==> flow/design.v <==
module logarithm #(
	parameter n = 16,
	parameter m = 24,
	parameter k = 5 ,
	parameter p = 24
) (
	input        clk  ,  
	input        reset,  
	input        start,
	input  [0:n] x    ,
	output [1:p] y    ,
	output reg   done
);
	reg [2:0] current_state;
	reg [2:0] next_state   ;
	wire      z_gt2        ;
	wire      i_positive   ;
	reg [2:0] sel_z        ;
	reg       load_z       ;
	reg       sel_i        ;
	reg       load_i       ;
	reg       shift_y      ;
	reg  [  m+1:0] z           ;
	wire [  m+1:0] trunc_square;
	wire [  m+1:0] trunc_div   ;
	wire [  m+1:0] z_input     ;
	reg  [  k-1:0] i           ;
	wire [  k-1:0] i_input     ;
	wire [  k-1:0] i_minus_1   ;
	reg  [    1:p] yy          ;
	wire [    m:0] mult_in     ;
	wire [2*m+1:0] mult_out    ;
	assign z_input = (sel_z == 2'd00) ?  {1'b0, x, {(m-n){1'd0}}} :
	(sel_z == 2'd01) ? 	trunc_square :
	trunc_div;
	assign mult_in     = z[m:0];
	assign mult_out     = mult_in * mult_in;
	assign trunc_square = mult_out[2*m+1:m];
	assign trunc_div    = {1'd0, z[m+1:1]};
	always @(posedge clk or negedge reset) begin : proc_z
		if(~reset) begin
			z <= 0;
		end else begin
			if (load_z == 1'b1)
				z <= z_input;
		end
	end
	assign i_input = sel_i ? i_minus_1 : p;
	assign i_minus_1 = i - 1;
	wire [15:0] binary_p = p;
	always @(posedge clk or negedge reset) begin : proc_i
		if(~reset) begin
			i <= 0;
		end else begin
			if (load_i == 1'b1)
				i <= i_input;
		end
	end
	always @(posedge clk or negedge reset) begin : proc_yy
		if(~reset) begin
			yy <= 0;
		end else begin
			if (shift_y == 1'b1)
				yy <= {yy[2:p], z[m+1]};
		end
	end
	always @(posedge clk or negedge reset) begin : proc_current_state
		if(~reset) begin
			current_state <= 0;
		end else begin
			current_state <= next_state;
		end
	end
	assign i_positive = i ? 1 : 0;
	assign z_gt2 = z[m+1];
	assign y = yy;
	always @(*) begin
		next_state = current_state;
		case (current_state)
			3'd0 : begin
				if (~start)
					next_state = 3'd1;
			end
			3'd1 : begin
				if (start)
					next_state = 3'd2;
			end
			3'd2 : begin
				next_state = 3'd3;
			end
			3'd3 : begin
				next_state = 3'd4;
			end
			3'd4 : begin
				if (z_gt2)
					next_state = 3'd5;
				else
					next_state = 3'd6;
			end
			3'd5 : begin
				next_state = 3'd6;
			end
			3'd6 : begin
				if (i_positive)
					next_state = 3'd3;
				else
					next_state = 3'd0;
			end
			default : next_state = 3'd0;
		endcase
	end
	always @(*) begin
		case (current_state)
			3'd0, 3'd1: begin
				sel_z   = 2'b00;
				load_z  = 1'b0;
				sel_i   = 1'b0;
				load_i  = 1'b0;
				shift_y = 1'b0;
				done    = 1'b1;
			end
			3'd2 : begin
				sel_z   = 2'b00;
				load_z  = 1'b1;
				sel_i   = 1'b0;
				load_i  = 1'b1;
				shift_y = 1'b0;
				done    = 1'b0;
			end
			3'd3 : begin
				sel_z   = 2'b01;
				load_z  = 1'b1;
				sel_i   = 1'b1;
				load_i  = 1'b1;
				shift_y = 1'b0;
				done    = 1'b0;
			end
			3'd4 : begin
				sel_z   = 2'b00;
				load_z  = 1'b0;
				sel_i   = 1'b0;
				load_i  = 1'b0;
				shift_y = 1'b1;
				done    = 1'b0;
			end
			3'd5 : begin
				sel_z   = 2'b10;
				load_z  = 1'b1;
				sel_i   = 1'b0;
				load_i  = 1'b0;
				shift_y = 1'b0;
				done    = 1'b0;
			end
			3'd6 : begin
				sel_z   = 2'b00;
				load_z  = 1'b0;
				sel_i   = 1'b0;
				load_i  = 1'b0;
				shift_y = 1'b0;
				done    = 1'b0;
			end
			default : begin
				sel_z   = 2'b00;
				load_z  = 1'b0;
				sel_i   = 1'b0;
				load_i  = 1'b0;
				shift_y = 1'b0;
				done    = 1'b0;
			end
		endcase
	end
endmodule
Reports on logarithm
Tool output for the design above, in the order of the flow.
Line numbers count from 1 in the design file above.
Operators carry their Yosys type and port widths (W data, S select, Z words).
{"block": "setup", "design": "logarithm", "clk_port": "clk", "cell_library": "sky130hd", "corner": "tt_025C_1v80"}

Word level
Yosys after proc, flatten, opt, wreduce and memory -nomap, before mapping. Memory bits, and registers merged into a memory's read port (data or address), are not among the register bits. Print and check cells are not counted. Equal cells are merged and count once.
{"block": "classes", "add_sub_neg": 1, "multipliers": 1, "n_eq": 9, "mux": 15, "reduce_and_logical": 7}
{"block": "op_table", "operator": "$mul A25 B25 Y50", "count": 1}
{"block": "op_table", "operator": "$mux W26", "count": 2}
{"block": "op_table", "operator": "$pmux W3 S7", "count": 1}
{"block": "op_table", "operator": "$eq A3 B3 Y1 const B", "count": 3}
{"block": "op_table", "operator": "$eq A3 B1 Y1 const B", "count": 2}
{"block": "op_table", "operator": "$eq A3 B2 Y1 const B", "count": 2}
{"block": "op_table", "operator": "$logic_not A3 Y1", "count": 2}
{"block": "op_table", "operator": "$mux W3", "count": 2}
{"block": "op_table", "operator": "$mux W1", "count": 6}
{"block": "op_table", "operator": "$sub A5 B1 Y5 const B", "count": 1}
{"block": "op_table", "operator": "$reduce_bool A5 Y1", "count": 1}
{"block": "op_table", "operator": "$mux W5", "count": 1}
{"block": "op_table", "operator": "$ne A2 B2 Y1 const B", "count": 2}
{"block": "op_table", "operator": "$reduce_or A2 Y1", "count": 2}
{"block": "op_table", "operator": "$pmux W2 S2", "count": 1}
{"block": "op_table", "operator": "$mux W2", "count": 2}
{"block": "op_table", "operator": "$reduce_or A3 Y1", "count": 1}
{"block": "op_table", "operator": "$reduce_and A2 Y1", "count": 1}
{"block": "word_totals", "regBits": 58, "inputBits": 20, "output_inout_bits": 25, "word_cells": 37}

Depth
Yosys ltp: most cells in a row. Word level: on the elaborated netlist, between registers, memories and ports. Mapped: between sequential cells and ports; inverters and the memories' decode and read muxes count.
{"block": "depth", "depth_word": 5, "abc_area": 0, "mapped_depth": 28, "mapped_depth_nobuf": 26}

After synthesis
The flow's flattened synthesis, as Yosys stat reports it; memories are mapped. The netlist is that of the ABC_AREA named above (0 if unset); the other value can give another one.
{"block": "types", "type": "sky130_fd_sc_hd__fa_1", "count": 465, "type_area_um2": 9.31E+03}
{"block": "types", "type": "sky130_fd_sc_hd__inv_1", "count": 673, "type_area_um2": 2.53E+03}
{"block": "types", "type": "sky130_fd_sc_hd__ha_1", "count": 189, "type_area_um2": 2.36E+03}
{"block": "types", "type": "sky130_fd_sc_hd__dfrtp_1", "count": 61, "type_area_um2": 1.53E+03}
{"block": "types", "type": "sky130_fd_sc_hd__nand2_1", "count": 209, "type_area_um2": 784.502}
{"block": "types", "type": "sky130_fd_sc_hd__and2_1", "count": 106, "type_area_um2": 663.136}
{"block": "types", "type": "sky130_fd_sc_hd__clkbuf_1", "count": 76, "type_area_um2": 285.274}
{"block": "types", "type": "sky130_fd_sc_hd__mux2_2", "count": 25, "type_area_um2": 281.52}
{"block": "types", "type": "sky130_fd_sc_hd__a21oi_1", "count": 54, "type_area_um2": 270.259}
{"block": "types", "type": "sky130_fd_sc_hd__nor2_1", "count": 68, "type_area_um2": 255.245}
{"block": "types", "type": "sky130_fd_sc_hd__o21ai_0", "count": 37, "type_area_um2": 185.178}
{"block": "types", "type": "sky130_fd_sc_hd__xnor2_1", "count": 19, "type_area_um2": 166.41}
{"block": "types", "type": "sky130_fd_sc_hd__a21o_1", "count": 21, "type_area_um2": 157.651}
{"block": "types", "type": "sky130_fd_sc_hd__xor2_1", "count": 13, "type_area_um2": 113.859}
{"block": "types", "type": "sky130_fd_sc_hd__mux2i_1", "count": 10, "type_area_um2": 100.096}
{"block": "types", "type": "sky130_fd_sc_hd__nand3_1", "count": 15, "type_area_um2": 75.072}
{"block": "types", "type": "sky130_fd_sc_hd__nor2b_1", "count": 11, "type_area_um2": 68.816}
{"block": "types", "type": "sky130_fd_sc_hd__a22oi_1", "count": 9, "type_area_um2": 67.565}
Other cell types: 48; their cells: 121.
{"block": "mapped", "stdcells": 2182, "synth_area_um2": 20145.6, "seq_area_um2": 1552.7, "ffs": 62, "buf_cells": 80}

Timing after synthesis
Source: OpenSTA report_checks on the synthesized netlist (no wires, ideal clock, input and output delay 20% of the period each), path of least setup slack; recovery checks are left aside. Register names are those of the netlist, which keeps one name where synthesis merged equal registers.
{"block": "synth_timing", "path_kind": "register -> register", "startpoint": "reg z[12]", "endpoint": "reg z[21]", "clock_period_ns": 9.0, "setup_time_ns": 0.104, "t_first_pin_ns": 0.000, "arrival_ns": 6.961, "t_required_ns": 8.896, "setup_slack_ns": 1.935, "delay_ns": 7.065, "stages": 25, "n_path_buf": 2, "period_less_setup_slack_ns": 7.065}
"delay_ns" = arrival - input delay + setup time.
"stages": output pins that drive a net of the path, with the launching flip-flop's if there is one; two outputs of one cell count as two.
"period_less_setup_slack_ns" = period - worst setup slack (recovery checks aside). The figure is calculated, with input and output delays left at 20% of the set period.
Between the ends stands the longest chain of elaborated cells between them, by number of cells; it is not shown to be the way that was timed. Of several equally long chains one is given.
A line is the first line of the expression or statement that the cell stems from. Yosys adds cells for indexed reads and writes and turns some case tables into memories.
{"block": "synth_via", "cell_sequence": "sky130_fd_sc_hd__dfrtp_1 sky130_fd_sc_hd__clkbuf_1 sky130_fd_sc_hd__clkbuf_1 sky130_fd_sc_hd__nand2_1 sky130_fd_sc_hd__fa_1 sky130_fd_sc_hd__inv_1 sky130_fd_sc_hd__fa_1 sky130_fd_sc_hd__inv_1 sky130_fd_sc_hd__fa_1 sky130_fd_sc_hd__inv_1 sky130_fd_sc_hd__fa_1 sky130_fd_sc_hd__fa_1 sky130_fd_sc_hd__fa_1 sky130_fd_sc_hd__inv_1 sky130_fd_sc_hd__fa_1 sky130_fd_sc_hd__inv_1 sky130_fd_sc_hd__ha_1 sky130_fd_sc_hd__a21oi_1 sky130_fd_sc_hd__o21ai_0 sky130_fd_sc_hd__a211o_1 sky130_fd_sc_hd__a221oi_2 sky130_fd_sc_hd__a21oi_1 sky130_fd_sc_hd__o41ai_2 sky130_fd_sc_hd__mux2_1 sky130_fd_sc_hd__a221oi_1", "elab_chain_len": 3, "cone_cells": 3, "lines_between": 3, "cone_classes": "1 x mul; 2 x mux"}
{"block": "synth_lines", "item": "from (decl)", "line": 23, "source": "reg [ m+1:0] z ;"}
{"block": "synth_lines", "item": "from (assign)", "line": 42, "source": "z <= 0;"}
{"block": "synth_lines", "item": "from (assign)", "line": 45, "source": "z <= z_input;"}
{"block": "synth_lines", "item": "$mul A25 B25 Y50", "line": 37, "source": "assign mult_out = mult_in * mult_in;"}
{"block": "synth_lines", "item": "$mux W26", "line": 34, "source": "(sel_z == 2'd01) ? trunc_square :"}
{"block": "synth_lines", "item": "$mux W26", "line": 33, "source": "assign z_input = (sel_z == 2'd00) ? {1'b0, x, {(m-n){1'd0}}} :"}
{"block": "synth_lines", "item": "to (assign)", "line": 42}
{"block": "synth_lines", "item": "to (assign)", "line": 45}
{"block": "synth_lines", "item": "to (decl)", "line": 23}

Worst path after layout
Path of least setup slack in the final report of run 1 (OpenROAD, finished layout, wires in). Where an end is a register, its clock arrival counts in the times.
{"block": "layout_timing", "path_kind": "register -> register", "startpoint": "reg z[20]", "endpoint": "reg z[21]", "clock_period_ns": 11.2, "setup_time_ns": 0.11, "t_first_pin_ns": 0.34, "arrival_ns": 8.64, "t_required_ns": 11.42, "setup_slack_ns": 2.78, "stages": 24, "n_path_buf": 0}
Between the ends stands the longest chain of elaborated cells between them, by number of cells; it is not shown to be the way that was timed. Of several equally long chains one is given.
{"block": "layout_via", "cell_sequence": "sky130_fd_sc_hd__dfrtp_1 sky130_fd_sc_hd__clkinv_1 sky130_fd_sc_hd__nor2_1 sky130_fd_sc_hd__fa_1 sky130_fd_sc_hd__fa_1 sky130_fd_sc_hd__fa_1 sky130_fd_sc_hd__inv_1 sky130_fd_sc_hd__fa_1 sky130_fd_sc_hd__inv_1 sky130_fd_sc_hd__fa_1 sky130_fd_sc_hd__fa_1 sky130_fd_sc_hd__inv_1 sky130_fd_sc_hd__fa_1 sky130_fd_sc_hd__inv_1 sky130_fd_sc_hd__ha_1 sky130_fd_sc_hd__a21oi_1 sky130_fd_sc_hd__o21ai_0 sky130_fd_sc_hd__a21oi_1 sky130_fd_sc_hd__nor2_1 sky130_fd_sc_hd__a221oi_2 sky130_fd_sc_hd__a21oi_1 sky130_fd_sc_hd__o41ai_2 sky130_fd_sc_hd__mux2_1 sky130_fd_sc_hd__a221oi_1", "elab_chain_len": 3, "cone_cells": 3, "lines_between": 3, "cone_classes": "1 x mul; 2 x mux"}
{"block": "layout_lines", "item": "from (decl)", "line": 23, "source": "reg [ m+1:0] z ;"}
{"block": "layout_lines", "item": "from (assign)", "line": 42, "source": "z <= 0;"}
{"block": "layout_lines", "item": "from (assign)", "line": 45, "source": "z <= z_input;"}
{"block": "layout_lines", "item": "$mul A25 B25 Y50", "line": 37, "source": "assign mult_out = mult_in * mult_in;"}
{"block": "layout_lines", "item": "$mux W26", "line": 34, "source": "(sel_z == 2'd01) ? trunc_square :"}
{"block": "layout_lines", "item": "$mux W26", "line": 33, "source": "assign z_input = (sel_z == 2'd00) ? {1'b0, x, {(m-n){1'd0}}} :"}
{"block": "layout_lines", "item": "to (assign)", "line": 42}
{"block": "layout_lines", "item": "to (assign)", "line": 45}
{"block": "layout_lines", "item": "to (decl)", "line": 23}

Data sheet: physical implementation of logarithm

3 stored runs of logarithm in the flow (synthesis by Yosys, layout by OpenROAD, sky130hd cells), in arbitrary order. Constraints: input delay and output delay 20% of the set period each, output load 0.01 pF.
"achievedPeriod_ns" is the run's clock period less its worst setup slack. It is reckoned from that one timing run; input and output delays stay at 20% of the period that was set.
"critical_path_time_ns" means the part of the period allowed to the worst setup path (the constraints hold back 20% at inputs and 20% at outputs) less its slack; where the path has registers, the arrival times of their clocks count too.
"final_power_w": no workload was simulated; the value follows from the tool's default switching activity.

{"run": "run 1", "settings": { "CORE_UTILIZATION": 40, "period_ns": 11.2, "CAP_MARGIN": 20, "CORE_MARGIN": 2, "SLEW_MARGIN": 20 }, "results": { "post_synth_area_um2": 20145.6, "die_footprint_um2": 52175.7, "final_stdcell_area_um2": 21597.0, "layout_utilization_pct": 43.2, "ws_setup_ns": 2.780, "timing.setup.tns_ns": 0.000, "final_hold_ws_ns": 0.485, "final_power_w": 0.0005001, "achievedPeriod_ns": 8.420, "critical_path_time_ns": 8.42, "worst_path_kind": "register -> register" }}
{"run": "run 2", "settings": { "ABC_AREA": 0, "CAP_MARGIN": 25, "CORE_ASPECT_RATIO": 0.55, "CORE_UTILIZATION": 37, "CTS_CLUSTER_DIAMETER": 370, "CTS_CLUSTER_SIZE": 78, "MAX_ROUTING_LAYER": "met5", "PLACE_DENSITY_LB_ADDON": 0.17, "SETUP_SLACK_MARGIN": 1.27, "SLEW_MARGIN": 5, "period_ns": 5.54, "CORE_MARGIN": 2 }, "results": { "post_synth_area_um2": 20145.6, "die_footprint_um2": 56414.3, "final_stdcell_area_um2": 25919.9, "layout_utilization_pct": 48.1, "ws_setup_ns": -1.489, "timing.setup.tns_ns": -33.215, "final_hold_ws_ns": 0.493, "final_power_w": 0.001147, "achievedPeriod_ns": 7.029, "critical_path_time_ns": 7.03, "worst_path_kind": "register -> register" }}
{"run": "run 3", "settings": { "CORE_MARGIN": 3, "CORE_UTILIZATION": 72, "CTS_CLUSTER_DIAMETER": 187, "CTS_CLUSTER_SIZE": 61, "GPL_TIMING_DRIVEN": 0, "PLACE_DENSITY_LB_ADDON": 0.19, "SETUP_SLACK_MARGIN": 1.42, "SLEW_MARGIN": 40, "period_ns": 7.11, "CAP_MARGIN": 20 }, "results": { "post_synth_area_um2": 20145.6, "die_footprint_um2": 30022.5, "final_stdcell_area_um2": 24364.6, "layout_utilization_pct": 89.4, "ws_setup_ns": -0.278, "timing.setup.tns_ns": -1.687, "final_hold_ws_ns": 0.478, "final_power_w": 0.0008129, "achievedPeriod_ns": 7.388, "critical_path_time_ns": 7.39, "worst_path_kind": "register -> register" }}
